==> flow/design.v <==
module segments_lut(input [4:0] score, output [13:0] segments);
    reg[13:0] seg;
    assign segments = seg;
    always @(score) begin
        case(score)
            5'd0  : seg = 14'b00000000111111;
            5'd1  : seg = 14'b00000000000011;
            5'd2  : seg = 14'b00000001101101;
            5'd3  : seg = 14'b00000001100111;
            5'd4  : seg = 14'b00000001010011;
            5'd5  : seg = 14'b00000001110110;
            5'd6  : seg = 14'b00000001111110;
            5'd7  : seg = 14'b00000000100011;
            5'd8  : seg = 14'b00000001111111;
            5'd9  : seg = 14'b00000001110111;
            5'd10 : seg = 14'b00000110111111;
            5'd11 : seg = 14'b00000110000011;
            5'd12 : seg = 14'b00000111101101;
            5'd13 : seg = 14'b00000111100111;
            5'd14 : seg = 14'b00000111010011;
            5'd15 : seg = 14'b00000111110110;
            5'd16 : seg = 14'b00000111111110;
            5'd17 : seg = 14'b00000110100011;
            5'd18 : seg = 14'b00000111111111;
            5'd19 : seg = 14'b00000111110111;
            5'd20 : seg = 14'b11011010111111;
            5'd21 : seg = 14'b11011010000011;
            5'd22 : seg = 14'b11011011101101;
            5'd23 : seg = 14'b11011011100111;
            5'd24 : seg = 14'b11011011010011;
            5'd25 : seg = 14'b11011011110110;
            5'd26 : seg = 14'b11011011111110;
            5'd27 : seg = 14'b11011010100011;
            5'd28 : seg = 14'b11011011111111;
            5'd29 : seg = 14'b11011011110111;
            5'd30 : seg = 14'b11001110111111;
            5'd31 : seg = 14'b11001110000011;
            default: seg = 7'b00000001111000;
        endcase
    end
endmodule
module video_encoder(input        clk, rst,
                                  bat_size,
                                  p1_win,
                                  p2_win,
                                  turn,
                                  start_state,
                     input [1:0]  mode,
                     input [4:0]  p1_score,
                                  p2_score,
                     input [9:0] p1_y,
                                  p2_y,
                                  ball_x,
                                  ball_y,
                                  x,
                                  y,
                     output       px_data);
    localparam LB = 20,     
               RB = 620,    
               TB = 20,     
               BB = 460,    
               thick = 6;  
    reg ML_ff , ML_nxt ,   
        FBL_ff, FBL_nxt,   
        FBR_ff, FBR_nxt,   
        SQ_ff , SQ_nxt ,   
        P1_ff , P1_nxt ,   
        P1F_ff, P1F_nxt,   
        P2_ff , P2_nxt ,   
        P2F_ff, P2F_nxt,   
        P2S_ff, P2S_nxt;   
    reg [5:0] size_ff, size_nxt;  
    wire [13:0] scl, scr;
    reg px_data_ff, px_data_nxt;
    assign px_data = px_data_ff;
    segments_lut segl(p1_score, scl);
    segments_lut segr(p2_score, scr);
    function automatic [2:0] column;
        input [9:0] tlx;
        input [6:0] size, size2, size3, size4, size5;
        begin
            if(x >= tlx && x < tlx + size) begin
                column = 0;
            end else
            if(x >= tlx + size && x < tlx + size2) begin
                column = 1;
            end else
            if(x >= tlx + size2 && x < tlx + size3) begin
                column = 2;
            end else
            if(x >= tlx + size3 && x < tlx + size4) begin
                column = 3;
            end else
            if(x >= tlx + size4 && x < tlx + size5) begin
                column = 4;
            end else column = 5;
        end
    endfunction
    function automatic letter_data;
        input [9:0] tlx, tly, x, y;
        input [4:0] letter;
        input [3:0] size;
        reg [0:29] seg;
        reg [6:0] size2, size3, size4, size5, size6;
        reg[2:0] col;
        letter_data = 1'b0;
        begin
            case(letter)
                5'd0  : seg = 30'b01110_10001_11111_10001_10001_10001;  
                5'd1  : seg = 30'b11110_10001_11110_10001_10001_11110;  
                5'd2  : seg = 30'b01110_10001_10000_10000_10001_01110;  
                5'd3  : seg = 30'b11110_10001_10001_10001_10001_11110;  
                5'd4  : seg = 30'b11111_10000_11100_10000_10000_11111;  
                5'd5  : seg = 30'b11111_10000_11100_10000_10000_10000;  
                5'd6  : seg = 30'b01110_10001_10000_10011_10001_01110;  
                5'd7  : seg = 30'b10001_10001_10001_11111_10001_10001;  
                5'd8  : seg = 30'b01110_00100_00100_00100_00100_01110;  
                5'd9  : seg = 30'b00010_00010_00010_00010_01010_00100;  
                5'd10 : seg = 30'b10001_10010_11100_10010_10001_10001;  
                5'd11 : seg = 30'b10000_10000_10000_10000_10000_11111;  
                5'd12 : seg = 30'b10001_11011_10101_10001_10001_10001;  
                5'd13 : seg = 30'b10001_11001_10101_10011_10001_10001;  
                5'd14 : seg = 30'b01110_10001_10001_10001_10001_01110;  
                5'd15 : seg = 30'b11110_10001_11110_10000_10000_10000;  
                5'd16 : seg = 30'b01100_10010_10010_10010_10010_01101;  
                5'd17 : seg = 30'b11110_10001_11110_10100_10010_10001;  
                5'd18 : seg = 30'b01111_10000_01110_00001_00001_11110;  
                5'd19 : seg = 30'b11111_00100_00100_00100_00100_00100;  
                5'd20 : seg = 30'b10001_10001_10001_10001_10001_01110;  
                5'd21 : seg = 30'b10001_10001_10001_01010_01010_00100;  
                5'd22 : seg = 30'b10001_10001_10001_10101_10101_01010;  
                5'd23 : seg = 30'b10001_01010_00100_01010_10001_10001;  
                5'd24 : seg = 30'b10001_01010_00100_00100_00100_00100;  
                5'd25 : seg = 30'b11111_00010_00100_01000_10000_11111;  
                5'd26 : seg = 30'b10000_10000_10000_10000_00000_10000;  
                5'd27 : seg = 30'b00100_01010_00010_00100_00000_00100;  
                5'd28 : seg = 30'b00000_00000_00000_00000_00000_00100;  
                5'd29 : seg = 30'b00000_00000_01110_00000_00000_00000;  
                5'd30 : seg = 30'b00100_01100_10100_00100_00100_00100;  
                5'd31 : seg = 30'b01110_10001_00010_00100_01000_11111;  
                default: seg = 30'b00000_00000_00000_00000_00000_00000;
            endcase
            size2 = size  + size;
            size3 = size2 + size;
            size4 = size3 + size;
            size5 = size4 + size;
            size6 = size5 + size;
            col = column(tlx, size, size2, size3, size4, size5);
            if(col != 5) begin
                if(y >= tly && y < tly + size ) begin
                    if(seg[col]) letter_data = 1'b1;
                end
                if(y >= tly + size  && y < tly + size2) begin
                    if(seg[5 + col]) letter_data = 1'b1;
                end
                if(y >= tly + size2 && y < tly + size3) begin
                    if(seg[10 + col]) letter_data = 1'b1;
                end
                if(y >= tly + size3 && y < tly + size4) begin
                    if(seg[15 + col]) letter_data = 1'b1;
                end
                if(y >= tly + size4 && y < tly + size5) begin
                    if(seg[20 + col]) letter_data = 1'b1;
                end
                if(y >= tly + size5 && y < tly + size6) begin
                    if(seg[25 + col]) letter_data = 1'b1;
                end
            end
        end
    endfunction
    always @* begin
        ML_nxt  = ML_ff ;
        FBL_nxt = FBL_ff;
        FBR_nxt = FBR_ff;
        SQ_nxt  = SQ_ff ;
        P1_nxt  = P1_ff ;
        P1F_nxt = P1F_ff;
        P2_nxt  = P2_ff ;
        P2F_nxt = P2F_ff;
        P2S_nxt = P2S_ff;
        size_nxt = size_ff;
        px_data_nxt = 1'b0;
        case(mode)
            2'b00 : begin  
                ML_nxt  = 1'b1;
                FBL_nxt = 1'b0;
                FBR_nxt = 1'b0;
                SQ_nxt  = 1'b0;
                P1_nxt  = 1'b1;
                P1F_nxt = 1'b0;
                P2_nxt  = 1'b1;
                P2F_nxt = 1'b0;
                P2S_nxt = 1'b0;
            end
            2'b01 : begin  
                ML_nxt  = 1'b1;
                FBL_nxt = 1'b1;
                FBR_nxt = 1'b1;
                SQ_nxt  = 1'b0;
                P1_nxt  = 1'b1;
                P1F_nxt = 1'b1;
                P2_nxt  = 1'b1;
                P2F_nxt = 1'b1;
                P2S_nxt = 1'b0;
            end
            2'b10 : begin  
                ML_nxt  = 1'b0;
                FBL_nxt = 1'b1;
                FBR_nxt = 1'b0;
                SQ_nxt  = 1'b1;
                P1_nxt  = 1'b0;
                P1F_nxt = 1'b1;
                P2_nxt  = 1'b0;
                P2F_nxt = 1'b0;
                P2S_nxt = 1'b1;
            end
            2'b11 : begin  
                ML_nxt  = 1'b0;
                FBL_nxt = 1'b1;
                FBR_nxt = 1'b0;
                SQ_nxt  = 1'b1;
                P1_nxt  = 1'b0;
                P1F_nxt = 1'b1;
                P2_nxt  = 1'b0;
                P2F_nxt = 1'b0;
                P2S_nxt = 1'b0;
            end
        endcase
        if(x >= LB && x < RB) begin
            if((y >= TB && y < TB + thick) || (y < BB && y >= BB - thick)) begin
                px_data_nxt = 1'b1;
            end
        end
        if(ML_ff) begin
            if(x >= 317 && x <= 323) begin
                if(   (y >= 36 && y < 46) ||
                      (y >= 56 && y < 66) ||
                      (y >= 76 && y < 86) ||
                    (y >=  96 && y < 106) ||
                    (y >= 116 && y < 126) ||
                    (y >= 136 && y < 146) ||
                    (y >= 156 && y < 166) ||
                    (y >= 176 && y < 186) ||
                    (y >= 196 && y < 206) ||
                    (y >= 216 && y < 226) ||
                    (y >= 235 && y < 245) ||
                    (y >= 254 && y < 264) ||
                    (y >= 274 && y < 284) ||
                    (y >= 294 && y < 304) ||
                    (y >= 314 && y < 324) ||
                    (y >= 334 && y < 344) ||
                    (y >= 354 && y < 364) ||
                    (y >= 374 && y < 384) ||
                    (y >= 394 && y < 404) ||
                    (y >= 414 && y < 424) ||
                    (y >= 434 && y < 444)
                ) begin
                    px_data_nxt = 1'b1;
                end
            end
        end
        if(FBL_ff) begin
            if(x >= LB && x < LB + thick) begin
                if((y >= TB && y < 130) || (y >= 350 && y < BB)) begin
                    px_data_nxt = 1'b1;
                end
            end
        end
        if(FBR_ff) begin
            if(x >= RB - thick && x < RB) begin
                if((y >= TB && y < 130) || (y >= 350 && y < BB)) begin
                    px_data_nxt = 1'b1;
                end
            end
        end
        if(SQ_ff) begin
            if(x >= LB && x < LB + thick) begin
                if(y >= 130 && y < 350) begin
                    px_data_nxt = 1'b1;
                end
            end
        end
        if(bat_size) begin
            size_nxt = 6'd15;
        end else begin
            size_nxt = 6'd25;
        end
        if(y >= p1_y - size_ff && y < p1_y + size_ff) begin
            if(P1_ff && x >= 40 && x < 46) begin
                px_data_nxt = 1'b1;
            end
            if(P1F_ff && x >= 484 && x < 490) begin
                px_data_nxt = 1'b1;
            end
        end
        if(y >= p2_y - size_ff && y < p2_y + size_ff) begin
            if(P2_ff && x >= 594 && x < 600) begin
                px_data_nxt = 1'b1;
            end
            if(P2F_ff && x >= 150 && x < 156) begin
                px_data_nxt = 1'b1;
            end
            if(P2S_ff && (x == 500 || x == 501 || x == 504 || x == 505)) begin
                px_data_nxt = 1'b1;
            end
        end
        if(x >= ball_x - 4 && x < ball_x + 4) begin
            if(y >= ball_y - 4 && y < ball_y + 4) begin
                px_data_nxt = 1'b1;
            end
        end
        if(x >= 282 && x < 300) begin
            if(y >= 50 && y <= 56) begin
                if(scl[5]) begin
                    px_data_nxt = 1'b1;
                end
            end
            if(y >= 62 && y <= 68) begin
                if(scl[6]) begin
                    px_data_nxt = 1'b1;
                end
            end
            if(y >= 74 && y <= 80) begin
                if(scl[2]) begin
                    px_data_nxt = 1'b1;
                end
            end
        end
        if(x >= 282 && x < 288) begin
            if(y >= 50 && y < 68) begin
                if(scl[4]) begin
                    px_data_nxt = 1'b1;
                end
            end
            if(y >= 62 && y < 80) begin
                if(scl[3]) begin
                    px_data_nxt = 1'b1;
                end
            end
        end
        if(x >= 294 && x < 300) begin
            if(y >= 50 && y < 68) begin
                if(scl[0]) begin
                    px_data_nxt = 1'b1;
                end
            end
            if(y >= 62 && y < 80) begin
                if(scl[1]) begin
                    px_data_nxt = 1'b1;
                end
            end
        end
        if(x >= 258 && x < 276) begin
            if(y >= 50 && y <= 56) begin
                if(scl[12]) begin
                    px_data_nxt = 1'b1;
                end
            end
            if(y >= 62 && y <= 68) begin
                if(scl[13]) begin
                    px_data_nxt = 1'b1;
                end
            end
            if(y >= 74 && y <= 80) begin
                if(scl[9]) begin
                    px_data_nxt = 1'b1;
                end
            end
        end
        if(x >= 258 && x < 264) begin
            if(y >= 50 && y < 68) begin
                if(scl[11]) begin
                    px_data_nxt = 1'b1;
                end
            end
            if(y >= 62 && y < 80) begin
                if(scl[10]) begin
                    px_data_nxt = 1'b1;
                end
            end
        end
        if(x >= 270 && x < 276) begin
            if(y >= 50 && y < 68) begin
                if(scl[7]) begin
                    px_data_nxt = 1'b1;
                end
            end
            if(y >= 62 && y < 80) begin
                if(scl[8]) begin
                    px_data_nxt = 1'b1;
                end
            end
        end
        if(x >= 340 && x < 358) begin
            if(y >= 50 && y <= 56) begin
                if(scr[12]) begin
                    px_data_nxt = 1'b1;
                end
            end
            if(y >= 62 && y <= 68) begin
                if(scr[13]) begin
                    px_data_nxt = 1'b1;
                end
            end
            if(y >= 74 && y <= 80) begin
                if(scr[9]) begin
                    px_data_nxt = 1'b1;
                end
            end
        end
        if(x >= 340 && x < 346) begin
            if(y >= 50 && y < 68) begin
                if(scr[11]) begin
                    px_data_nxt = 1'b1;
                end
            end
            if(y >= 62 && y < 80) begin
                if(scr[10]) begin
                    px_data_nxt = 1'b1;
                end
            end
        end
        if(x >= 352 && x < 358) begin
            if(y >= 50 && y < 68) begin
                if(scr[7]) begin
                    px_data_nxt = 1'b1;
                end
            end
            if(y >= 62 && y < 80) begin
                if(scr[8]) begin
                    px_data_nxt = 1'b1;
                end
            end
        end
        if(x >= 364 && x < 382) begin
            if(y >= 50 && y <= 56) begin
                if(scr[5]) begin
                    px_data_nxt = 1'b1;
                end
            end
            if(y >= 62 && y <= 68) begin
                if(scr[6]) begin
                    px_data_nxt = 1'b1;
                end
            end
            if(y >= 74 && y <= 80) begin
                if(scr[2]) begin
                    px_data_nxt = 1'b1;
                end
            end
        end
        if(x >= 364 && x < 370) begin
            if(y >= 50 && y < 68) begin
                if(scr[4]) begin
                    px_data_nxt = 1'b1;
                end
            end
            if(y >= 62 && y < 80) begin
                if(scr[3]) begin
                    px_data_nxt = 1'b1;
                end
            end
        end
        if(x >= 376 && x < 382) begin
            if(y >= 50 && y < 68) begin
                if(scr[0]) begin
                    px_data_nxt = 1'b1;
                end
            end
            if(y >= 62 && y < 80) begin
                if(scr[1]) begin
                    px_data_nxt = 1'b1;
                end
            end
        end
        if(mode == 2'b10) begin
            if(x >= 550  && x < 570 && y >= 50 && y < 70) px_data_nxt = letter_data(10'd550 , 10'd50, x, y, 5'd15, 4'd3);
            if(x >= 570  && x < 590 && y >= 50 && y < 70) begin
                if(!turn) begin
                    px_data_nxt = letter_data(10'd570 , 10'd50, x, y, 5'd30, 4'd3);
                end else begin
                    px_data_nxt = letter_data(10'd570 , 10'd50, x, y, 5'd31, 4'd3);
                end
            end                 
        end
        if(p1_win || p2_win) begin
            if(x >= 120 && x < 160 && y >= 190 && y < 240) px_data_nxt = letter_data(10'd120, 10'd190, x, y, 5'd24, 4'd6);
            if(x >= 160 && x < 200 && y >= 190 && y < 240) px_data_nxt = letter_data(10'd160, 10'd190, x, y, 5'd14, 4'd6);
            if(x >= 200 && x < 240 && y >= 190 && y < 240) px_data_nxt = letter_data(10'd200, 10'd190, x, y, 5'd20, 4'd6);
            if(p1_win) begin
                if(x >= 114 && x < 154 && y >= 240 && y < 290) px_data_nxt = letter_data(10'd114, 10'd240, x, y, 5'd22, 4'd6);
                if(x >= 154 && x < 194 && y >= 240 && y < 290) px_data_nxt = letter_data(10'd154, 10'd240, x, y, 5'd8,  4'd6);
                if(x >= 194 && x < 234 && y >= 240 && y < 290) px_data_nxt = letter_data(10'd194, 10'd240, x, y, 5'd13, 4'd6);
                if(x >= 234 && x < 274 && y >= 240 && y < 290) px_data_nxt = letter_data(10'd234, 10'd240, x, y, 5'd26, 4'd6);
            end else begin
                if(x >=  92 && x < 132 && y >= 240 && y < 290) px_data_nxt = letter_data(10'd92 , 10'd240, x, y, 5'd11, 4'd6);
                if(x >= 132 && x < 172 && y >= 240 && y < 290) px_data_nxt = letter_data(10'd132, 10'd240, x, y, 5'd14, 4'd6);
                if(x >= 172 && x < 212 && y >= 240 && y < 290) px_data_nxt = letter_data(10'd172, 10'd240, x, y, 5'd18, 4'd6);
                if(x >= 212 && x < 252 && y >= 240 && y < 290) px_data_nxt = letter_data(10'd212, 10'd240, x, y, 5'd4,  4'd6);
                if(x >= 252 && x < 292 && y >= 240 && y < 290) px_data_nxt = letter_data(10'd252, 10'd240, x, y, 5'd26, 4'd6);
            end
            if(mode != 2'b11) begin
                if(x >= 410 && x < 450 && y >= 190 && y < 240) px_data_nxt = letter_data(10'd410, 10'd190, x, y, 5'd24, 4'd6);
                if(x >= 450 && x < 490 && y >= 190 && y < 240) px_data_nxt = letter_data(10'd450, 10'd190, x, y, 5'd14, 4'd6);
                if(x >= 490 && x < 530 && y >= 190 && y < 240) px_data_nxt = letter_data(10'd490, 10'd190, x, y, 5'd20, 4'd6);
                if(p2_win) begin
                    if(x >= 404 && x < 444 && y >= 240 && y < 290) px_data_nxt = letter_data(10'd404, 10'd240, x, y, 5'd22, 4'd6);
                    if(x >= 444 && x < 484 && y >= 240 && y < 290) px_data_nxt = letter_data(10'd444, 10'd240, x, y, 5'd8,  4'd6);
                    if(x >= 484 && x < 524 && y >= 240 && y < 290) px_data_nxt = letter_data(10'd484, 10'd240, x, y, 5'd13, 4'd6);
                    if(x >= 524 && x < 564 && y >= 240 && y < 290) px_data_nxt = letter_data(10'd524, 10'd240, x, y, 5'd26, 4'd6);
                end else begin
                    if(x >= 382 && x < 422 && y >= 240 && y < 290) px_data_nxt = letter_data(10'd382, 10'd240, x, y, 5'd11, 4'd6);
                    if(x >= 422 && x < 462 && y >= 240 && y < 290) px_data_nxt = letter_data(10'd422, 10'd240, x, y, 5'd14, 4'd6);
                    if(x >= 462 && x < 502 && y >= 240 && y < 290) px_data_nxt = letter_data(10'd462, 10'd240, x, y, 5'd18, 4'd6);
                    if(x >= 502 && x < 542 && y >= 240 && y < 290) px_data_nxt = letter_data(10'd502, 10'd240, x, y, 5'd4,  4'd6);
                    if(x >= 542 && x < 582 && y >= 240 && y < 290) px_data_nxt = letter_data(10'd542, 10'd240, x, y, 5'd26, 4'd6);
                end
            end
        end
        if(start_state) begin
            if(x >= 70  && x < 85  && y >= 380 && y < 400) px_data_nxt = letter_data(10'd70 , 10'd380, x, y, 5'd15, 4'd2);
            if(x >= 85  && x < 100 && y >= 380 && y < 400) px_data_nxt = letter_data(10'd85 , 10'd380, x, y, 5'd17, 4'd2);
            if(x >= 100 && x < 115 && y >= 380 && y < 400) px_data_nxt = letter_data(10'd100, 10'd380, x, y, 5'd4 , 4'd2);
            if(x >= 115 && x < 130 && y >= 380 && y < 400) px_data_nxt = letter_data(10'd115, 10'd380, x, y, 5'd18, 4'd2);
            if(x >= 130 && x < 145 && y >= 380 && y < 400) px_data_nxt = letter_data(10'd130, 10'd380, x, y, 5'd18, 4'd2);
            if(x >= 160 && x < 175 && y >= 380 && y < 400) px_data_nxt = letter_data(10'd160, 10'd380, x, y, 5'd18, 4'd2);
            if(x >= 175 && x < 190 && y >= 380 && y < 400) px_data_nxt = letter_data(10'd175, 10'd380, x, y, 5'd19, 4'd2);
            if(x >= 190 && x < 205 && y >= 380 && y < 400) px_data_nxt = letter_data(10'd190, 10'd380, x, y, 5'd0 , 4'd2);
            if(x >= 205 && x < 220 && y >= 380 && y < 400) px_data_nxt = letter_data(10'd205, 10'd380, x, y, 5'd17, 4'd2);
            if(x >= 220 && x < 235 && y >= 380 && y < 400) px_data_nxt = letter_data(10'd220, 10'd380, x, y, 5'd19, 4'd2);
        end         
    end     
    always @(posedge clk or posedge rst) begin
        if(rst) begin
            ML_ff      <= 1'b0;
            FBL_ff     <= 1'b0;
            FBR_ff     <= 1'b0;
            SQ_ff      <= 1'b0;
            P1_ff      <= 1'b0;
            P1F_ff     <= 1'b0;
            P2_ff      <= 1'b0;
            P2F_ff     <= 1'b0;
            P2S_ff     <= 1'b0;
            size_ff    <= 6'd0;
            px_data_ff <= 1'b0;
        end else begin
            ML_ff      <= ML_nxt;
            FBL_ff     <= FBL_nxt;
            FBR_ff     <= FBR_nxt;
            SQ_ff      <= SQ_nxt;
            P1_ff      <= P1_nxt;
            P1F_ff     <= P1F_nxt;
            P2_ff      <= P2_nxt;
            P2F_ff     <= P2F_nxt;
            P2S_ff     <= P2S_nxt;
            size_ff    <= size_nxt;
            px_data_ff <= px_data_nxt;
        end
    end
endmodule
module color_module(
    input         clk, rst,
                  px_data,
                  enable,
    input   [1:0] mode,
    input  [9:0] x, y,
    output [29:0] color_data);
    reg [29:0] color_data_ff, color_data_nxt;
    assign color_data = color_data_ff;
    always @* begin
        color_data_nxt = color_data_ff;
        if(mode == 1'b00) begin  
            if(!px_data) begin
                color_data_nxt = 30'b1101000000_0101000000_0011000000;
            end else color_data_nxt = 30'b1111111111_1111111111_1111111111;
        end else if(mode == 1'b01) begin  
            if(!px_data) begin
                if(x > 0   && x <  80 ||
                   x > 160 && x < 240 ||
                   x > 320 && x < 400 ||
                   x > 480 && x < 560) begin
                    color_data_nxt = 30'b0010000000_1000000000_0010000000;
                   end else color_data_nxt = 30'b0000000000_0110000000_0000000000;
            end else color_data_nxt = 30'b1111111111_1111111111_1111111111;
        end else begin  
            if(!px_data) begin
                if(x % 10 == 0) begin  
                    color_data_nxt = 30'b1010000000_0110000000_0010000000;
                end else color_data_nxt = 30'b1100000000_1000000000_0100000000;  
                if((x/10)%2) begin  
                    if(y == 120 || y == 240 || y == 360) begin
                        color_data_nxt = 30'b1010000000_0110000000_0010000000;
                    end
                end else begin
                    if(y == 60 || y == 180 || y == 300 || y == 420) begin
                        color_data_nxt = 30'b1010000000_0110000000_0010000000;
                    end
                end
            end else color_data_nxt = 30'b1111111111_1111111111_1111111111;
        end
    end
    always @(posedge clk or posedge rst) begin
        if(rst) begin
            color_data_ff <= 30'b0000000000_0000000000_0000000000;
        end else if(enable) begin
            color_data_ff <= color_data_nxt;
        end else if(px_data) begin
            color_data_ff <= 30'b1111111111_1111111111_1111111111;
        end else begin
            color_data_ff <= 1'b0000000000_0000000000_0000000000;
        end
    end
endmodule
`timescale 1ns/1ns
module vga_controller(input clk, px_en, rst, input[29:0] px_data, output[9:0] px_h, px_v, 
                        output[9:0] RED, GRN, BLU, output HSYNC, VSYNC);
    reg hs_ff, hs_nxt, vs_ff, vs_nxt;
    reg[9:0] hcount_ff, hcount_nxt;
    reg[9:0] vcount_ff, vcount_nxt;
    wire[11:0] h_total = 12'd800, v_total = 12'd525;
    wire[9:0] h_data = 10'd640, v_data = 10'd480;
    wire[7:0] h_fp = 8'd16, h_bp = 8'd48, h_pw = 8'd96, v_fp = 8'd10, v_bp = 8'd33, v_pw = 8'd2;
    wire polarity = 1'b1;
    assign RED = (hcount_ff < h_data && vcount_ff < v_data) ? px_data[29:20] : 10'd0;
    assign GRN = (hcount_ff < h_data && vcount_ff < v_data) ? px_data[19:10] : 10'd0;
    assign BLU = (hcount_ff < h_data && vcount_ff < v_data) ? px_data[9:0]   : 10'd0;
    assign HSYNC = hs_ff;
    assign VSYNC = vs_ff;
    assign px_h = hcount_ff < h_data ? hcount_ff : 1'b0;
    assign px_v = vcount_ff < v_data ? vcount_ff : 1'b0;
    always @* begin
        hs_nxt = hs_ff;
        vs_nxt = vs_ff;
        hcount_nxt = hcount_ff + 10'd1;
        vcount_nxt = vcount_ff;
        if(hcount_ff == h_total - 1) begin
            hcount_nxt = 10'd0;
            vcount_nxt = vcount_ff + 10'd1;
        end
        if(hcount_ff == h_data + h_fp - 1) begin
            hs_nxt = !polarity;
        end
        if(hcount_ff == h_data + h_fp + h_pw - 1) begin
            hs_nxt = polarity;
        end
        if(vcount_ff == v_total - 1) begin
            vcount_nxt = 10'd0;
        end
        if(vcount_ff == v_data + v_fp - 1) begin
            vs_nxt = !polarity;
        end
        if(vcount_ff == v_data + v_fp + v_pw - 1) begin
            vs_nxt = polarity;
        end
    end
    always @(posedge clk or posedge rst) begin
        if(rst) begin
            hs_ff <= 1'b1;
            vs_ff <= 1'b1;
            hcount_ff <= 10'd0;
            vcount_ff <= 10'd0;
        end else if(px_en) begin
            hs_ff <= hs_nxt;
            vs_ff <= vs_nxt;
            hcount_ff <= hcount_nxt;
            vcount_ff <= vcount_nxt;
        end
    end
endmodule
module clk_divider(input clk, rst, output px_clk);
    reg px_clk_ff, px_clk_nxt;
    assign px_clk = px_clk_ff;
    always @* begin
        px_clk_nxt = ~px_clk_ff;
    end
    always @(posedge clk or posedge rst) begin
        if(rst) begin
            px_clk_ff <= 1'b0;
        end else begin
            px_clk_ff <= px_clk_nxt;
        end
    end
endmodule
module adc_reader(input clk, rst, input[8:0] adc, output sel, output[9:0] p1_y, p2_y);
    reg[9:0] p1_ff, p1_nxt, p2_ff, p2_nxt;
    reg sel_ff, sel_nxt;
    reg[4:0] counter_ff, counter_nxt;  
    assign p1_y = p1_ff;
    assign p2_y = p2_ff;
    assign sel = sel_ff;
    always @* begin
        sel_nxt = sel_ff;
        p1_nxt = p1_ff;
        p2_nxt = p2_ff;
        counter_nxt = counter_ff + 5'd1;
        if(!counter_ff) begin
            sel_nxt = sel_ff + 1'b1;  
            if(sel_ff) begin
                p2_nxt[8:0] = adc;
                p2_nxt[9] = 1'b0;
            end else begin
                p1_nxt[8:0] = adc;
                p1_nxt[9] = 1'b0;
            end
        end
    end
    always @(posedge clk or posedge rst) begin
        if(rst) begin
            p1_ff <= 9'd240;
            p2_ff <= 9'd240;
            sel_ff <= 1'b0;
            counter_ff <= 5'd1;
        end else begin
            p1_ff <= p1_nxt;
            p2_ff <= p2_nxt;
            sel_ff <= sel_nxt;
            counter_ff <= counter_nxt;
        end
    end
endmodule
module paddle_controller(input clk, rst, p, m, bat_size, output[9:0] p2_y);
    reg [3:0] counter_ff, counter_nxt;  
    reg [9:0] p2_ff, p2_nxt;
    assign p2_y = p2_ff;
    always @* begin
        p2_nxt = p2_ff;
        counter_nxt = counter_ff + 4'd1;
        if(!counter_ff) begin
            if(!p) begin
                p2_nxt = p2_ff + 10'd1;
            end
            if(!m) begin
                p2_nxt = p2_ff - 10'd1;
            end
        end
        if(bat_size) begin
            if(p2_ff < 10'd40)  p2_nxt = 10'd40;
            if(p2_ff > 10'd440) p2_nxt = 10'd440;
        end else begin
            if(p2_ff < 10'd50)  p2_nxt = 10'd50;
            if(p2_ff > 10'd430) p2_nxt = 10'd430;
        end
    end
    always @(posedge clk or posedge rst) begin
        if(rst) begin
            p2_ff <= 10'd240;
            counter_ff <= 4'd1;
        end else begin
            p2_ff <= p2_nxt;
            counter_ff <= counter_nxt;
        end
    end
endmodule
module heading_detect(input clk, rst, input [9:0] x, y, output xh, yh);
    reg xh_ff, xh_nxt, yh_ff, yh_nxt;
    reg [9:0] x_ff, x_nxt, y_ff, y_nxt;
    assign xh = xh_ff;
    assign yh = yh_ff;
    always @* begin
        x_nxt = x;
        y_nxt = y;
        if(x < x_ff)
            xh_nxt = 1'b0;
        else if(x > x_ff)
            xh_nxt = 1'b1;
        else  xh_nxt = xh_ff;
        if(y < y_ff)
            yh_nxt = 1'b0;
        else if(y > y_ff)
            yh_nxt = 1'b1;
        else  yh_nxt = yh_ff;
    end
    always @(posedge clk or posedge rst) begin
        if(rst) begin
            xh_ff <= 1'b1;
            yh_ff <= 1'b1;
            x_ff <= 10'd60;
            y_ff <= 10'd60;
        end else begin
            xh_ff <= xh_nxt;
            yh_ff <= yh_nxt;
            x_ff <= x_nxt;
            y_ff <= y_nxt;
        end
    end
endmodule
module auto_player(
    input clk, rst, en,
          turn, hit, wall,   
          start_state, 
          hard_mode,         
          xh, yh,            
    input [1:0] mode,        
    input [9:0] bx, by, py,  
    output p, m              
);
reg p_ff, p_nxt,  
    m_ff, m_nxt;  
reg [4:0] err_count_ff, err_count_nxt;
reg [5:0] error_ff, error_nxt;
reg wall_ff, wall_nxt;
assign p = p_ff;
assign m = m_ff;
always @* begin
    p_nxt = p_ff;
    m_nxt = m_ff;
    err_count_nxt = err_count_ff;
    error_nxt = error_ff;
    wall_nxt = wall_ff;
    if(!hard_mode) begin
        if(hit || (mode == 2'b10 && wall)) err_count_nxt = err_count_ff + 5'd1;
    end else err_count_nxt = 1'b0;
    if(start_state) begin
        wall_nxt = 1'b0;
    end
    if(wall) begin
        wall_nxt = 1'b1;
    end
    case(err_count_ff)
        5'd0  : error_nxt = 6'd0;
        5'd1  : error_nxt = 6'd5;
        5'd2  : error_nxt = 6'd26;
        5'd3  : error_nxt = 6'd29;
        5'd4  : error_nxt = 6'd0;
        5'd5  : error_nxt = 6'd30;
        5'd6  : error_nxt = 6'd26;
        5'd7  : error_nxt = 6'd28;
        5'd8  : error_nxt = 6'd5;
        5'd9  : error_nxt = 6'd7;
        5'd10 : error_nxt = 6'd40;
        5'd11 : error_nxt = 6'd26;
        5'd12 : error_nxt = 6'd24;
        5'd13 : error_nxt = 6'd19;
        5'd14 : error_nxt = 6'd29;
        5'd15 : error_nxt = 6'd26;
        5'd16 : error_nxt = 6'd31;
        5'd17 : error_nxt = 6'd5;
        5'd18 : error_nxt = 6'd28;
        5'd19 : error_nxt = 6'd31;
        5'd20 : error_nxt = 6'd27;
        5'd21 : error_nxt = 6'd0;
        5'd22 : error_nxt = 6'd17;
        5'd23 : error_nxt = 6'd31;
        5'd24 : error_nxt = 6'd26;
        5'd25 : error_nxt = 6'd27;
        5'd26 : error_nxt = 6'd26;
        5'd27 : error_nxt = 6'd28;
        5'd28 : error_nxt = 6'd31;
        5'd29 : error_nxt = 6'd34;
        5'd30 : error_nxt = 6'd8;
        5'd31 : error_nxt = 6'd26;
        default: error_nxt = 6'd0;
    endcase
    if((mode == 2'b00 && xh) || (mode == 2'b01 && wall_ff) || (mode == 2'b10 && turn)) begin  
            if(py < by - error_ff) begin
                p_nxt = 1'b0;
                m_nxt = 1'b1;
            end else if(py > by + error_ff) begin
                p_nxt = 1'b1;
                m_nxt = 1'b0;
            end else begin
                p_nxt = 1'b1;
                m_nxt = 1'b1;
            end
    end else begin  
        p_nxt = 1'b1;
        m_nxt = 1'b1; 
    end
end
always @(posedge clk or posedge rst) begin
    if(rst) begin
        p_ff <= 1'b0;
        m_ff <= 1'b0;
        err_count_ff <= 5'd0;
        error_ff <= 6'd0;
        wall_ff <= 1'b0;
    end else if(en) begin
        p_ff <= p_nxt;
        m_ff <= m_nxt;
        err_count_ff <= err_count_nxt;
        error_ff <= error_nxt;
        wall_ff <= wall_nxt;
    end else begin
        p_ff <= 1'b1;
        m_ff <= 1'b1;
    end
end
endmodule
module sound_output(input clk, rst, hit, wall, goal, output sound);
    reg hit_ff , wall_ff , goal_ff,
        hit_nxt, wall_nxt, goal_nxt,
        sound_ff, sound_nxt;
    reg [12:0] counter_ff, counter_nxt;  
    reg [5:0] pulse_ff, pulse_nxt;  
    assign sound = sound_ff;
    always @* begin
        counter_nxt = counter_ff + 13'd1;
        hit_nxt = hit_ff;
        wall_nxt = wall_ff;
        goal_nxt = goal_ff;
        sound_nxt = sound_ff;
        pulse_nxt = 6'd1;
        if(hit) hit_nxt = 1'b1;
        if(wall) wall_nxt = 1'b1;
        if(goal) goal_nxt = 1'b1;
        if(hit || wall || goal) counter_nxt = 13'b1;
        if(!counter_ff) begin
            hit_nxt = 1'b0;
            wall_nxt = 1'b0;
            goal_nxt = 1'b0;
        end
        if(hit_ff || wall_ff || goal_ff) begin
            pulse_nxt = pulse_ff + 6'd1;
            if(hit_ff) begin
                if(pulse_ff == 6'd25)
                    pulse_nxt = 6'd0;
            end
            if(wall_ff) begin
                if(pulse_ff == 6'd50)
                    pulse_nxt = 6'd0;
            end
            if(goal_ff) begin
                if(pulse_ff == 6'd13)
                    pulse_nxt = 6'd0;
            end
            if(!pulse_ff) begin
                sound_nxt = ~sound_ff;
            end
        end else sound_nxt = 1'b0;
    end
    always @(posedge clk or posedge rst) begin
        if(rst) begin
            counter_ff <= 13'd0;
            hit_ff <= 1'b0;
            wall_ff <= 1'b0;
            goal_ff <= 1'b0;
            sound_ff <= 1'b0;
            pulse_ff <= 6'd1;
        end else begin
            counter_ff <= counter_nxt;
            hit_ff <= hit_nxt;
            wall_ff <= wall_nxt;
            goal_ff <= goal_nxt;
            sound_ff <= sound_nxt;
            pulse_ff <= pulse_nxt;
        end
    end
endmodule
module game_controller( input clk, rst,     
                        input  [9:0] p1_in,        
                                      p2_in,       
                        input  [1:0]  mode,        
                                      max_score,   
                        input         ball_speed,  
                                      serve_type,  
                                      angle,       
                                      bat_size,    
                                      restart,     
                                      start,       
                        output        p1_win,      
                                      p2_win,      
                                      turn,        
                                      start_state, 
                                      hit,         
                                      wall,        
                                      goal,        
                        output [1:0]  mode_out,    
                        output [4:0]  p1_score,    
                                      p2_score,    
                        output [9:0]  ball_x,      
                                      ball_y);     
    localparam[1:0] START = 2'b00,
                    GAME  = 2'b01,
                    SERVE = 2'b10,
                    ENDG  = 2'b11;
    reg [1:0] state_ff, state_nxt;
    reg [1:0] mode_ff, mode_nxt;
    reg start_state_ff;
    reg hit_ff, hit_nxt, wall_ff, wall_nxt, goal_ff, goal_nxt;
    reg [9:0] x_ff, x_nxt, y_ff, y_nxt;  
    reg xh_ff, xh_nxt, yh_ff, yh_nxt;     
    reg [3:0] counter_ff, counter_nxt;   
    reg mini_counter_ff, mini_counter_nxt;
    reg ball_en_ff, ball_en_nxt;
    reg [4:0] rand_pos_ff, rand_pos_nxt;
    reg [1:0] move_counter_ff, move_counter_nxt;
    reg [4:0] p1_score_ff, p1_score_nxt, p2_score_ff, p2_score_nxt;  
    reg turn_ff, turn_nxt;  
    reg [4:0] win_score;
    reg win1_ff, win1_nxt, win2_ff, win2_nxt;
    reg [4:0] bat;
    assign mode_out = mode_ff;
    assign start_state = start_state_ff;
    assign hit = hit_ff;
    assign wall = wall_ff;
    assign goal = goal_ff;
    assign p1_win = win1_ff;
    assign p2_win = win2_ff;
    assign turn = turn_ff;
    assign p1_score = p1_score_ff;
    assign p2_score = p2_score_ff;
    assign ball_x = x_ff;
    assign ball_y = y_ff;
    function [1:0] angles;
        input [4:0] pos;
        case(pos)
            5'd0  : angles = 2'd0;
            5'd1  : angles = 2'd1;
            5'd2  : angles = 2'd2;
            5'd3  : angles = 2'd1;
            5'd4  : angles = 2'd2;
            5'd5  : angles = 2'd0;
            5'd6  : angles = 2'd0;
            5'd7  : angles = 2'd2;
            5'd8  : angles = 2'd1;
            5'd9  : angles = 2'd0;
            5'd10 : angles = 2'd1;
            5'd11 : angles = 2'd0;
            5'd12 : angles = 2'd1;
            5'd13 : angles = 2'd2;
            5'd14 : angles = 2'd2;
            5'd15 : angles = 2'd0;
            5'd16 : angles = 2'd2;
            5'd17 : angles = 2'd1;
            5'd18 : angles = 2'd2;
            5'd19 : angles = 2'd0;
            5'd20 : angles = 2'd0;
            5'd21 : angles = 2'd2;
            5'd22 : angles = 2'd1;
            5'd23 : angles = 2'd0;
            5'd24 : angles = 2'd1;
            5'd25 : angles = 2'd0;
            5'd26 : angles = 2'd2;
            5'd27 : angles = 2'd1;
            5'd28 : angles = 2'd1;
            5'd29 : angles = 2'd0;
            5'd30 : angles = 2'd0;
            5'd31 : angles = 2'd2;
            default : angles = 2'd0;
        endcase
    endfunction
    always @* begin
        state_nxt = state_ff;
        mode_nxt = mode_ff;
        hit_nxt = 1'b0;
        wall_nxt = 1'b0;
        goal_nxt = 1'b0;
        p1_score_nxt = p1_score_ff;
        p2_score_nxt = p2_score_ff;
        turn_nxt = turn_ff;
        win1_nxt = win1_ff;
        win2_nxt = win2_ff;
        counter_nxt = counter_ff + 4'd1;
        mini_counter_nxt = mini_counter_ff;
        move_counter_nxt = move_counter_ff;
        rand_pos_nxt = rand_pos_ff;
        x_nxt = x_ff;
        y_nxt = y_ff;
        xh_nxt = xh_ff;
        yh_nxt = yh_ff;
        ball_en_nxt = ball_en_ff;
        case(state_ff)
            START : begin
                mode_nxt = mode;
                p1_score_nxt = 5'b0;
                p2_score_nxt = 5'b0;
                win1_nxt = 1'b0;
                win2_nxt = 1'b0;
                x_nxt = 10'd60;
                y_nxt = 10'd60;
                xh_nxt = 1'b1;
                yh_nxt = 1'b1;
                ball_en_nxt = 1'b0;
                turn_nxt = 1'b0;
                if(start) state_nxt = GAME;
            end
            GAME  : begin
                ball_en_nxt = 1'b1;
            end
            SERVE : begin
                ball_en_nxt = 1'b0;
                if(p1_score_ff >= win_score || p2_score_ff >= win_score) begin
                    state_nxt = ENDG;
                    if(p1_score_ff > p2_score_ff)
                        win1_nxt = 1'b1;
                    else win2_nxt = 1'b1;
                end else if(serve_type) state_nxt = GAME;
            end
            ENDG  : begin
                ball_en_nxt = 1'b1;
                if(restart) state_nxt = START;
            end
        endcase
        if(!counter_ff) begin
            mini_counter_nxt = mini_counter_ff + 1'b1;
        end
        if((!mini_counter_ff || ball_speed) && !counter_ff && ball_en_ff) begin
            move_counter_nxt = move_counter_ff + 1'b1;
            if(xh_ff) begin  
                x_nxt = x_ff + 10'd1;
            end else begin
                x_nxt = x_ff - 10'd1;
            end
            if(!angle || move_counter_ff == angles(rand_pos_ff)) begin
                move_counter_nxt = 2'b00;
                if(yh_ff) begin
                    y_nxt = y_ff + 10'd1;
                end else begin
                    y_nxt = y_ff - 10'd1;
                end
            end
        end
        case(mode_ff)
            2'b00 : begin  
                if(x_ff <= 10'd15) begin
                    xh_nxt = 1'b1;
                    x_nxt = 10'd160;
                    p2_score_nxt = p2_score_ff + 5'd1;
                    if(state_ff == GAME) state_nxt = SERVE;
                    goal_nxt = 1'b1;
                end
                if(x_ff >= 10'd625) begin
                    xh_nxt = 1'b0;
                    x_nxt = 10'd480;
                    p1_score_nxt = p1_score_ff + 5'd1;
                    if(state_ff == GAME) state_nxt = SERVE;
                    goal_nxt = 1'b1;
                end
            end
            2'b01 : begin  
                if(x_ff <= 10'd30) begin
                    if(!(y_ff >= 10'd134 && y_ff <= 10'd344)) begin
                        xh_nxt = 1'b1;
                        x_nxt = 10'd31;
                        wall_nxt = 1'b1;
                    end else if(x_ff <= 10'd15) begin
                        xh_nxt = 1'b1;
                        x_nxt = 10'd160;
                        p2_score_nxt = p2_score_ff + 5'd1;
                        if(state_ff == GAME) state_nxt = SERVE;
                        goal_nxt = 1'b1;
                    end
                end
                if(x_ff >= 10'd610) begin
                    if(!(y_ff >= 10'd134 && y_ff <= 10'd344)) begin
                        xh_nxt = 1'b0;
                        x_nxt = 10'd609;
                        wall_nxt = 1'b1;
                    end else if(x_ff >= 10'd625) begin
                        xh_nxt = 1'b0;
                        x_nxt = 10'd480;
                        p1_score_nxt = p1_score_ff + 5'd1;
                        if(state_ff == GAME) state_nxt = SERVE;
                        goal_nxt = 1'b1;
                    end
                end
            end
            2'b10 : begin  
                if(x_ff <= 10'd30) begin
                    xh_nxt = 1'b1;
                    x_nxt = 10'd31;
                    rand_pos_nxt = rand_pos_ff + 2'd1;
                    wall_nxt = 1'b1;
                end
                if(x_ff >= 625) begin
                    x_nxt = 10'd100;
                    goal_nxt = 1'b1;
                    if(turn_ff) begin
                        p1_score_nxt = p1_score_ff + 5'd1;
                        if(state_ff == GAME) state_nxt = SERVE;
                    end else begin
                        p2_score_nxt = p2_score_ff + 5'd1;
                        if(state_ff == GAME) state_nxt = SERVE;
                    end
                end
            end
            2'b11 : begin  
                if(x_ff <= 10'd30) begin
                    xh_nxt = 1'b1;
                    x_nxt = 10'd31;
                    rand_pos_nxt = rand_pos_ff + 2'd1;
                    wall_nxt = 1'b1;
                end
                if(x_ff >= 10'd625) begin
                    x_nxt = 10'd100;
                    p2_score_nxt = p2_score_ff + 5'd1;
                    if(state_ff == GAME) state_nxt = SERVE;
                    goal_nxt = 1'b1;
                end
            end
        endcase
        if(mode_ff== 2'b00 || mode_ff== 2'b01) begin  
            if(x_ff >= 10'd40 && x_ff < 10'd49 && y_ff >= p1_in - 4 - bat && y_ff <= p1_in + 4 + bat) begin
                xh_nxt = 1'b1;
                x_nxt = 10'd50;
                rand_pos_nxt = rand_pos_ff + 2'd1;
                hit_nxt = 1'b1;
            end
            if(x_ff >= 10'd591 && x_ff < 10'd600 && y_ff >= p2_in - 4 - bat && y_ff <= p2_in + 4 + bat) begin
                xh_nxt = 1'b0;
                x_nxt = 10'd590;
                rand_pos_nxt = rand_pos_ff + 2'd1;
                hit_nxt = 1'b1;
            end
        end
        if(mode_ff== 2'b01) begin  
            if(x_ff >= 10'd484 && x_ff < 10'd494 && y_ff >= p1_in - 4 - bat && y_ff <= p1_in + 4 + bat) begin
                xh_nxt = 1'b1;
                x_nxt = 10'd495;
                rand_pos_nxt = rand_pos_ff + 2'd1;
                hit_nxt = 1'b1;
                if(y_ff < 10'd240) begin
                    yh_nxt = 1'b1;
                end else begin
                    yh_nxt = 1'b0;
                end
            end
            if(x_ff >= 10'd146 && x_ff < 10'd156 && y_ff >= p2_in - 4 - bat && y_ff <= p2_in + 4 + bat) begin
                xh_nxt = 1'b0;
                x_nxt = 10'd145;
                rand_pos_nxt = rand_pos_ff + 2'd1;
                hit_nxt = 1'b1;
                if(y_ff < 10'd240) begin
                    yh_nxt = 1'b1;
                end else begin
                    yh_nxt = 1'b0;
                end
            end
        end
        if(mode_ff== 2'b10) begin  
            if(x_ff >= 10'd496 && x_ff < 10'd506 && y_ff >= p2_in - 4 - bat && y_ff <= p2_in + 4 + bat && turn_ff) begin
                xh_nxt = 1'b0;
                x_nxt = 10'd479;
                rand_pos_nxt = rand_pos_ff + 2'd1;
                turn_nxt = turn_ff + 1'b1;
                hit_nxt = 1'b1;
            end
        end
        if(mode_ff== 2'b10 || mode_ff== 2'b11) begin  
            if(x_ff >= 10'd480 && x_ff < 10'd490 && y_ff >= p1_in - 4 - bat && y_ff <= p1_in + 4 + bat && !turn_ff) begin
                xh_nxt = 1'b0;
                x_nxt = 10'd479;
                rand_pos_nxt = rand_pos_ff + 2'd1;
                if(mode == 2'b10) turn_nxt = turn_ff + 1'b1;
                if(mode_ff== 2'b11) begin
                    p1_score_nxt = p1_score_ff + 5'd1;
                    if(p1_score_ff >= max_score) state_nxt = SERVE;
                end
                hit_nxt = 1'b1;
            end
        end
        if(y_ff <= 10'd30) begin
            yh_nxt = 1'b1;
            y_nxt = 10'd31;
            wall_nxt = 1'b1;
        end
        if(y_ff >= 10'd450) begin
            yh_nxt = 1'b0;
            y_nxt = 10'd445;
            wall_nxt = 1'b1;
        end
    end
    always @(posedge clk or posedge rst) begin
        if(rst) begin 
            state_ff <= START;
            mode_ff <= 2'b00;
            start_state_ff <= 1'b0;
            hit_ff <= 1'b0;
            wall_ff <= 1'b0;
            goal_ff <= 1'b0;
            p1_score_ff <= 5'd0;
            p2_score_ff <= 5'd0;
            turn_ff <= 1'b0;
            win_score <= 5'd10;
            win1_ff <= 1'b0;
            win2_ff <= 1'b0;
            counter_ff <= 4'd1;
            mini_counter_ff <= 1'b1;
            move_counter_ff <= 1'b1;
            rand_pos_ff <= 5'd0;
            x_ff <= 10'd60;
            y_ff <= 10'd60;
            xh_ff <= 1'b1;
            yh_ff <= 1'b1;
            ball_en_ff <= 1'b0;
            bat <= 5'd25;
        end else begin
            state_ff <= state_nxt;
            mode_ff <= mode_nxt;
            if(state_ff != ENDG) begin
                p1_score_ff <= p1_score_nxt;
                p2_score_ff <= p2_score_nxt;
            end
            if(state_ff == START)
                start_state_ff <= 1'b1;
            else start_state_ff <= 1'b0;
            if(state_ff != ENDG) begin
                hit_ff <= hit_nxt;
                wall_ff <= wall_nxt;
                goal_ff <= goal_nxt;
            end else begin
                hit_ff <= 1'b0;
                wall_ff <= 1'b0;
                goal_ff <= 1'b0;
            end
            win1_ff <= win1_nxt;
            win2_ff <= win2_nxt;
            turn_ff <= turn_nxt;
            counter_ff <= counter_nxt;
            mini_counter_ff <= mini_counter_nxt;
            move_counter_ff <= move_counter_nxt;
            rand_pos_ff <= rand_pos_nxt;
            x_ff <= x_nxt;
            y_ff <= y_nxt;
            xh_ff <= xh_nxt;
            yh_ff <= yh_nxt;
            ball_en_ff <= ball_en_nxt;
            if(bat_size) begin
                bat <= 5'd15;
            end else begin
                bat <= 5'd25;
            end
            case(max_score)
            2'b00 : win_score <= 5'd10;
            2'b01 : win_score <= 5'd15;
            2'b10 : win_score <= 5'd20;
            2'b11 : win_score <= 5'd30;
        endcase
        end
    end
endmodule
module top(input clk, rst, ball_speed, serve_type, angle, bat_size, restart, start, en_color, auto, hard_mode, input[3:0] mode, max_score, input[8:0] adc, output sel, size, output sound, output [9:0] RED, GRN, BLU, output HSYNC, VSYNC, px_clk, blank);
    wire [9:0] x, y, p1_y, p2_y, bx, by;
    reg [9:0] p2_y_ff;
    wire px_data_out;
    wire [29:0] px_data_in;
    wire [4:0] score1, score2;
    wire p1_win, p2_win, turn, start_state, hit, wall, goal;
    wire p2p, p2m, xh, yh;
    wire [1:0] game_mode;
    reg[1:0] mode_in, score_in;
    wire [9:0] ap2_y, pp2_y;
    assign blank = 1'b1;
    assign size = bat_size;
    assign p2_y = p2_y_ff;
    always @(posedge clk) begin
        if(auto) p2_y_ff <= ap2_y;
        else p2_y_ff <= pp2_y;
    end
    always @(posedge clk or posedge rst) begin
        if(rst) begin
            mode_in <= 2'b00;
            score_in <= 2'b00;
        end else begin
        if(mode[0]) mode_in <= 2'b00;
        if(mode[1]) mode_in <= 2'b01;
        if(mode[2]) mode_in <= 2'b10;
        if(mode[3]) mode_in <= 2'b11;
        if(max_score[0]) score_in <= 2'b00;
        if(max_score[1]) score_in <= 2'b01;
        if(max_score[2]) score_in <= 2'b10;
        if(max_score[3]) score_in <= 2'b11;
        end
    end
    paddle_controller pctrl(clk, rst, p2p, p2m, bat_size, ap2_y);
    heading_detect heading_detect(clk, rst, bx, by, xh, yh);
    auto_player auto_player(clk, rst, auto, turn, hit, wall, start_state, hard_mode, xh, yh, game_mode, bx, by, ap2_y, p2p, p2m);
    adc_reader adc_reader(clk, rst, adc, sel, p1_y, pp2_y);
    clk_divider clk_divider(clk, rst, px_clk);
    sound_output sound_output(clk, rst, hit, wall, goal, sound);
    game_controller game_controller(clk, rst, p1_y, p2_y, mode_in, score_in, ball_speed, serve_type, angle, bat_size, restart, start, p1_win, p2_win, turn, start_state, hit, wall, goal, game_mode, score1, score2, bx, by);
    video_encoder video_encoder(clk, rst, bat_size, p1_win, p2_win, turn, start_state, game_mode, score1, score2, p1_y, p2_y, bx, by, x, y, px_data_out);
    color_module color_module(clk, rst, px_data_out, en_color, game_mode, x, y, px_data_in);
    vga_controller vga_controller(clk, ~px_clk, rst, px_data_in, x, y, RED, GRN, BLU, HSYNC, VSYNC);
endmodule
# Reports on top
# Tool output for the design above, in the order of the flow.
# Lines are those of the file above, counted from 1.
# Operators: Yosys type, input widths -> output width; for muxes data width and select width s.
# The mark -- stands for no value.
# setup
top	top
clock_port	clk
cell_library	sky130hd
corner	tt_025C_1v80

# Word-level counts
# Counts by Yosys on the flattened word-level netlist (proc, flatten, opt, wreduce; memories kept). Register bits leave out memories and registers merged into their read ports (data or address). Print and check cells are left out.
# Yosys's memory passes give these memory sizes; they may raise the number of words (mostly to a power of two), join words into wider ones and drop unused or constant bits.
# classes
addsub	446
div_mod_pow	2
n_cmp	516
n_eq	75
n_shift	222
muxes	1408
n_logic	4
n_reduce_logical	444
# op_table
op	count
$shiftx 30x32->1	222
$sub 5x32->32 const A	185
$mux 30	113
$mux 1	903
$ge 10x8->1 const B	83
$lt 10x8->1 const B	83
$lt 10x9->1 const B	76
$mux 3	250
$ge 10x9->1 const B	74
$add 5x3->6 const A	74
$mux 10	43
$ge 10x7->1 const B	39
$lt 10x7->1 const B	38
$add 4x3->5 const A	74
$logic_and 1x1->1	358
$lt 10x10->1 const B	34
$ge 10x10->1 const B	31
$sub 5x3->6 const A	37
$add 3x3->4 const A	37
$mux 5	29
$ge 10x32->1	4
$div 10x4->32 const B	1
$mod 10x4->32 const B	1
$ne 3x3->1 const B	37
$ge 10x6->1 const B	11
$lt 10x6->1 const B	9
$eq 10x9->1 const B	9
$mux 29	3
# Not listed: further kinds 78, cells in them 259.
# word_totals
reg_bits	224
romBits	1088
clocked_rd_ports_x_width	6
memories	4
inputBits	28
out_inout_bits	37
word_cells	3178
# mem_list
name	words	word_bits	rd	wr	line	rtl
(name not given)	32	13	1	0	5
(name not given)	32	13	1	0	5
(name not given)	32	6	1	0	819	case(err_count_ff)
(name not given)	32	2	1	0	1006	case(pos)

# Longest topological paths
# Depth = most cells in a row (Yosys ltp): at word level without a register or memory, in the mapped netlist without a sequential cell, where the memories' decode and read muxes count.
# depth
word_depth	153
abc_area	1
ltp_mapped	69
mapped_depth_nobuf	68

# After synthesis
# Yosys stat after the flow's synthesis: flattened, memories mapped to cells. It holds for the ABC_AREA given above (unset counts as 0); a run with the other value may have another netlist.
# Totals and module areas in this step are rounded.
# types
cell_type	count	area_total_um2
sky130_fd_sc_hd__ha_1	865	1.08E+04
sky130_fd_sc_hd__nand2_1	1454	5.46E+03
sky130_fd_sc_hd__inv_1	1138	4.27E+03
sky130_fd_sc_hd__dfrtp_1	157	3.93E+03
sky130_fd_sc_hd__o21ai_0	560	2.8E+03
sky130_fd_sc_hd__nor2_1	688	2.58E+03
sky130_fd_sc_hd__nand3_1	502	2512.41
sky130_fd_sc_hd__a21oi_1	420	2.1E+03
sky130_fd_sc_hd__xor2_1	216	1.89E+03
sky130_fd_sc_hd__dfstp_2	38	998.458
sky130_fd_sc_hd__xnor2_1	107	937.149
sky130_fd_sc_hd__o211ai_1	117	878.342
sky130_fd_sc_hd__nor3_1	167	835.802
sky130_fd_sc_hd__nand4_1	90	563.04
sky130_fd_sc_hd__o2111ai_1	50	437.92
sky130_fd_sc_hd__a31oi_1	63	394.128
sky130_fd_sc_hd__clkbuf_1	86	322.81
sky130_fd_sc_hd__a211oi_1	35	262.752
# Other cell types: 69; their cells: 693.
# mapped
mapped_cells	7446
yosys_area_um2	47300
seqArea_um2	5130
ff_cells	205
n_buf	125

# Path before layout
# Source: OpenSTA report_checks on the synthesized netlist (no wires, ideal clock, input and output delay 20% of the period each), path of least setup slack; recovery checks are left aside. Register names are those of the netlist, which keeps one name where synthesis merged equal registers.
# synth_timing
path_type	register to register
start	register vga_controller.hcount_ff[7]
end	register video_encoder.px_data_ff
period_ns	10.0
setup_time_ns	0.123
launch_ns	0.000
t_arrival_ns	5.770
required_ns	9.877
slack_ns	4.107
path_delay_ns	5.893
driving_pins	67
n_path_buf	2
synth_period_reached_ns	5.893
# "path_delay_ns" = arrival - input delay + setup time.
# "driving_pins": output pins that drive a net of the path, with the launching flip-flop's if there is one; two outputs of one cell count as two.
# "synth_period_reached_ns" = period - worst setup slack (recovery checks aside). The figure is calculated, with input and output delays left at 20% of the set period.
# Between the ends stands the longest chain of elaborated cells between them, by number of cells; it is not shown to be the way that was timed. Of several equally long chains one is given.
# A line is the first line of the expression or statement that the cell stems from. Yosys adds cells for indexed reads and writes and turns some case tables into memories.
# synth_via
cell_sequence	sky130_fd_sc_hd__dfrtp_1 > sky130_fd_sc_hd__buf_4 > sky130_fd_sc_hd__o21ai_4 > sky130_fd_sc_hd__nand2_2 > sky130_fd_sc_hd__buf_2 > sky130_fd_sc_hd__nor2_1 > sky130_fd_sc_hd__o21ai_0 > sky130_fd_sc_hd__nand2_1 > sky130_fd_sc_hd__inv_1 > sky130_fd_sc_hd__nand2_1 > sky130_fd_sc_hd__nand3_1 > sky130_fd_sc_hd__inv_1 > sky130_fd_sc_hd__ha_1 > sky130_fd_sc_hd__ha_1 > sky130_fd_sc_hd__ha_1 > sky130_fd_sc_hd__o21ai_0 > sky130_fd_sc_hd__nand2_1 > sky130_fd_sc_hd__a32oi_1 > [31 not listed] > sky130_fd_sc_hd__nand2_1 > sky130_fd_sc_hd__nand2_1 > sky130_fd_sc_hd__nand2_1 > sky130_fd_sc_hd__nand2_1 > sky130_fd_sc_hd__nand2_1 > sky130_fd_sc_hd__nand2_1 > sky130_fd_sc_hd__nand2_1 > sky130_fd_sc_hd__nand2_1 > sky130_fd_sc_hd__nand2_1 > sky130_fd_sc_hd__nand2_1 > sky130_fd_sc_hd__nand2_1 > sky130_fd_sc_hd__nand2_1 > sky130_fd_sc_hd__nand2_1 > sky130_fd_sc_hd__nand2_1 > sky130_fd_sc_hd__nand2_1 > sky130_fd_sc_hd__nand2_1 > sky130_fd_sc_hd__nand2_1 > sky130_fd_sc_hd__a21oi_1
elab_chain_cells	134
cone_cells	2463
classes_between	add/sub: 407; compare: 351; eq/ne: 41; shift: 222; mux: 1171; reduce/logical: 271
# synth_rtl
item	line	rtl
start: declaration	618	reg[9:0] hcount_ff, hcount_nxt;
start: assignment	660	hcount_ff <= 10'd0;
start: assignment	665	hcount_ff <= hcount_nxt;
$lt 10x10->1	629	assign px_h = hcount_ff < h_data ? hcount_ff : 1'b0;
$mux 10	629
$ge 10x5->1	229	if(x >= LB && x < RB) begin
$logic_and 1x1->1	229
$mux 1	229
$mux 1	236	if(   (y >= 36 && y < 46) ||
$mux 1	235	if(x >= 317 && x <= 323) begin
[120 not listed]	--
$mux 1	525	if(x >= 130 && x < 145 && y >= 380 && y < 400) px_data_nxt = letter_data(10'd130, 10'd380, x, y, 5'd18, 4'd2);
$mux 1	526	if(x >= 160 && x < 175 && y >= 380 && y < 400) px_data_nxt = letter_data(10'd160, 10'd380, x, y, 5'd18, 4'd2);
$mux 1	527	if(x >= 175 && x < 190 && y >= 380 && y < 400) px_data_nxt = letter_data(10'd175, 10'd380, x, y, 5'd19, 4'd2);
$mux 1	528	if(x >= 190 && x < 205 && y >= 380 && y < 400) px_data_nxt = letter_data(10'd190, 10'd380, x, y, 5'd0 , 4'd2);
$mux 1	529	if(x >= 205 && x < 220 && y >= 380 && y < 400) px_data_nxt = letter_data(10'd205, 10'd380, x, y, 5'd17, 4'd2);
$mux 1	530	if(x >= 220 && x < 235 && y >= 380 && y < 400) px_data_nxt = letter_data(10'd220, 10'd380, x, y, 5'd19, 4'd2);
$mux 1	520	if(start_state) begin
end: assignment	545	px_data_ff <= 1'b0;
end: assignment	557	px_data_ff <= px_data_nxt;
end: declaration	74	reg px_data_ff, px_data_nxt;

# Worst path after layout
# From the final timing report of job 1: the path of least setup slack in the routed layout; clock arrival at registers is part of the times.
# layout_timing
path_type	register to register
start	register vga_controller.hcount_ff[7]
end	register video_encoder.px_data_ff
period_ns	13.3
setup_time_ns	0.18
launch_ns	0.62
t_arrival_ns	10.50
required_ns	13.74
slack_ns	3.24
driving_pins	65
n_path_buf	1
# Between the ends stands the longest chain of elaborated cells between them, by number of cells; it is not shown to be the way that was timed. Of several equally long chains one is given.
# layout_via
cell_sequence	sky130_fd_sc_hd__dfrtp_1 > sky130_fd_sc_hd__buf_4 > sky130_fd_sc_hd__o21ai_4 > sky130_fd_sc_hd__nand2_2 > sky130_fd_sc_hd__inv_2 > sky130_fd_sc_hd__nand2_1 > sky130_fd_sc_hd__nor2_1 > sky130_fd_sc_hd__nand3_1 > sky130_fd_sc_hd__nand3_1 > sky130_fd_sc_hd__nand3_1 > sky130_fd_sc_hd__inv_1 > sky130_fd_sc_hd__ha_1 > sky130_fd_sc_hd__ha_1 > sky130_fd_sc_hd__ha_1 > sky130_fd_sc_hd__a21oi_1 > sky130_fd_sc_hd__o21ai_0 > sky130_fd_sc_hd__nand2_1 > sky130_fd_sc_hd__a32oi_1 > [29 not listed] > sky130_fd_sc_hd__nand2_1 > sky130_fd_sc_hd__nand3_1 > sky130_fd_sc_hd__nand2_1 > sky130_fd_sc_hd__nand2_1 > sky130_fd_sc_hd__nand2_1 > sky130_fd_sc_hd__nand2_1 > sky130_fd_sc_hd__nand2_1 > sky130_fd_sc_hd__nand2_1 > sky130_fd_sc_hd__nand2_1 > sky130_fd_sc_hd__nand2_1 > sky130_fd_sc_hd__nand2_1 > sky130_fd_sc_hd__nand2_1 > sky130_fd_sc_hd__nand2_1 > sky130_fd_sc_hd__nand2_1 > sky130_fd_sc_hd__nand2_1 > sky130_fd_sc_hd__nand2_1 > sky130_fd_sc_hd__nand2_1 > sky130_fd_sc_hd__a21oi_1
elab_chain_cells	134
cone_cells	2463
classes_between	add/sub: 407; compare: 351; eq/ne: 41; shift: 222; mux: 1171; reduce/logical: 271
# layout_rtl
item	line	rtl
start: declaration	618	reg[9:0] hcount_ff, hcount_nxt;
start: assignment	660	hcount_ff <= 10'd0;
start: assignment	665	hcount_ff <= hcount_nxt;
$lt 10x10->1	629	assign px_h = hcount_ff < h_data ? hcount_ff : 1'b0;
$mux 10	629
$ge 10x5->1	229	if(x >= LB && x < RB) begin
$logic_and 1x1->1	229
$mux 1	229
$mux 1	236	if(   (y >= 36 && y < 46) ||
$mux 1	235	if(x >= 317 && x <= 323) begin
[120 not listed]	--
$mux 1	525	if(x >= 130 && x < 145 && y >= 380 && y < 400) px_data_nxt = letter_data(10'd130, 10'd380, x, y, 5'd18, 4'd2);
$mux 1	526	if(x >= 160 && x < 175 && y >= 380 && y < 400) px_data_nxt = letter_data(10'd160, 10'd380, x, y, 5'd18, 4'd2);
$mux 1	527	if(x >= 175 && x < 190 && y >= 380 && y < 400) px_data_nxt = letter_data(10'd175, 10'd380, x, y, 5'd19, 4'd2);
$mux 1	528	if(x >= 190 && x < 205 && y >= 380 && y < 400) px_data_nxt = letter_data(10'd190, 10'd380, x, y, 5'd0 , 4'd2);
$mux 1	529	if(x >= 205 && x < 220 && y >= 380 && y < 400) px_data_nxt = letter_data(10'd205, 10'd380, x, y, 5'd17, 4'd2);
$mux 1	530	if(x >= 220 && x < 235 && y >= 380 && y < 400) px_data_nxt = letter_data(10'd220, 10'd380, x, y, 5'd19, 4'd2);
$mux 1	520	if(start_state) begin
end: assignment	545	px_data_ff <= 1'b0;
end: assignment	557	px_data_ff <= px_data_nxt;
end: declaration	74	reg px_data_ff, px_data_nxt;

FLOW RESULTS
============

Module top, platform sky130hd: 2 stored runs of the flow (Yosys, OpenROAD) with differing settings, in no particular order. Input and output delays are each 20% of the period that was set; the output load is 0.01 pF.
"achieved_period_ns" = clock period - worst setup slack. The figure is calculated, with input and output delays left at 20% of the set period.
"design_power_uw" is the tool's figure for a default switching activity; nothing was simulated.
Results are given in rounded form.

Job 1, flow files:
==> flow/run.sh <==
#!/bin/bash
# the make line also repeats the synthesis and layout settings of config.mk as NAME=value (left out here)
make -C /OpenROAD-flow-scripts/flow DESIGN_CONFIG=/design/flow/config.mk WORK_HOME=/design/flow/orfs CLKGATE_MAP_FILE= finish
==> flow/config.mk <==
export PLATFORM = sky130hd
export DESIGN_NAME = top
export DESIGN_NICKNAME = top
export VERILOG_FILES = /design/flow/design.v
export SDC_FILE = /design/flow/constraint.sdc
export NUM_CORES = 4
export LEC_CHECK = 0
export ABC_AREA = 1
export CAP_MARGIN = 5
export CELL_PAD_IN_SITES_DETAIL_PLACEMENT = 0
export CELL_PAD_IN_SITES_GLOBAL_PLACEMENT = 2
export CORE_MARGIN = 2
export CORE_UTILIZATION = 22
export CTS_CLUSTER_SIZE = 70
export GPL_TIMING_DRIVEN = 0
export HOLD_SLACK_MARGIN = 0.19
export MAX_ROUTING_LAYER = met5
export PLACE_DENSITY_LB_ADDON = 0.05
export SETUP_SLACK_MARGIN = 1.23
export SLEW_MARGIN = 35
export TNS_END_PERCENT = 20
==> flow/constraint.sdc <==
create_clock -name core_clock -period 13.3 [get_ports {clk}]
set_input_delay 2.6600 -clock core_clock [delete_from_list [all_inputs] [get_ports {clk}]]
set_output_delay 2.6600 -clock core_clock [all_outputs]
set_load 0.01 [all_outputs]

==> results of job 1, as CSV <==
result,value
synthArea_um2,47300
design.die.area_um2,219000
final_setup_ws_ns,3.24
cell_area_final_um2,52800
achieved_period_ns,10.055
design_power_uw,2490

Job 2, flow files:
==> flow/run.sh <==
#!/bin/bash
# the make line also repeats the synthesis and layout settings of config.mk as NAME=value (left out here)
make -C /OpenROAD-flow-scripts/flow DESIGN_CONFIG=/design/flow/config.mk WORK_HOME=/design/flow/orfs CLKGATE_MAP_FILE= finish
==> flow/config.mk <==
export PLATFORM = sky130hd
export DESIGN_NAME = top
export DESIGN_NICKNAME = top
export VERILOG_FILES = /design/flow/design.v
export SDC_FILE = /design/flow/constraint.sdc
export NUM_CORES = 4
export LEC_CHECK = 0
export ABC_AREA = 1
export CAP_MARGIN = 5
export CELL_PAD_IN_SITES_DETAIL_PLACEMENT = 0
export CELL_PAD_IN_SITES_GLOBAL_PLACEMENT = 2
export CORE_MARGIN = 2
export CORE_UTILIZATION = 22
export CTS_CLUSTER_SIZE = 70
export GPL_TIMING_DRIVEN = 0
export HOLD_SLACK_MARGIN = 0.19
export MAX_ROUTING_LAYER = met5
export SLEW_MARGIN = 30
export TNS_END_PERCENT = 20
==> flow/constraint.sdc <==
create_clock -name core_clock -period 13.3 [get_ports {clk}]
set_input_delay 2.6600 -clock core_clock [delete_from_list [all_inputs] [get_ports {clk}]]
set_output_delay 2.6600 -clock core_clock [all_outputs]
set_load 0.01 [all_outputs]

==> results of job 2, as CSV <==
result,value
achieved_period_ns,9.802
final_setup_ws_ns,3.50
design.die.area_um2,219000
design_power_uw,2440
synthArea_um2,47300
cell_area_final_um2,52600
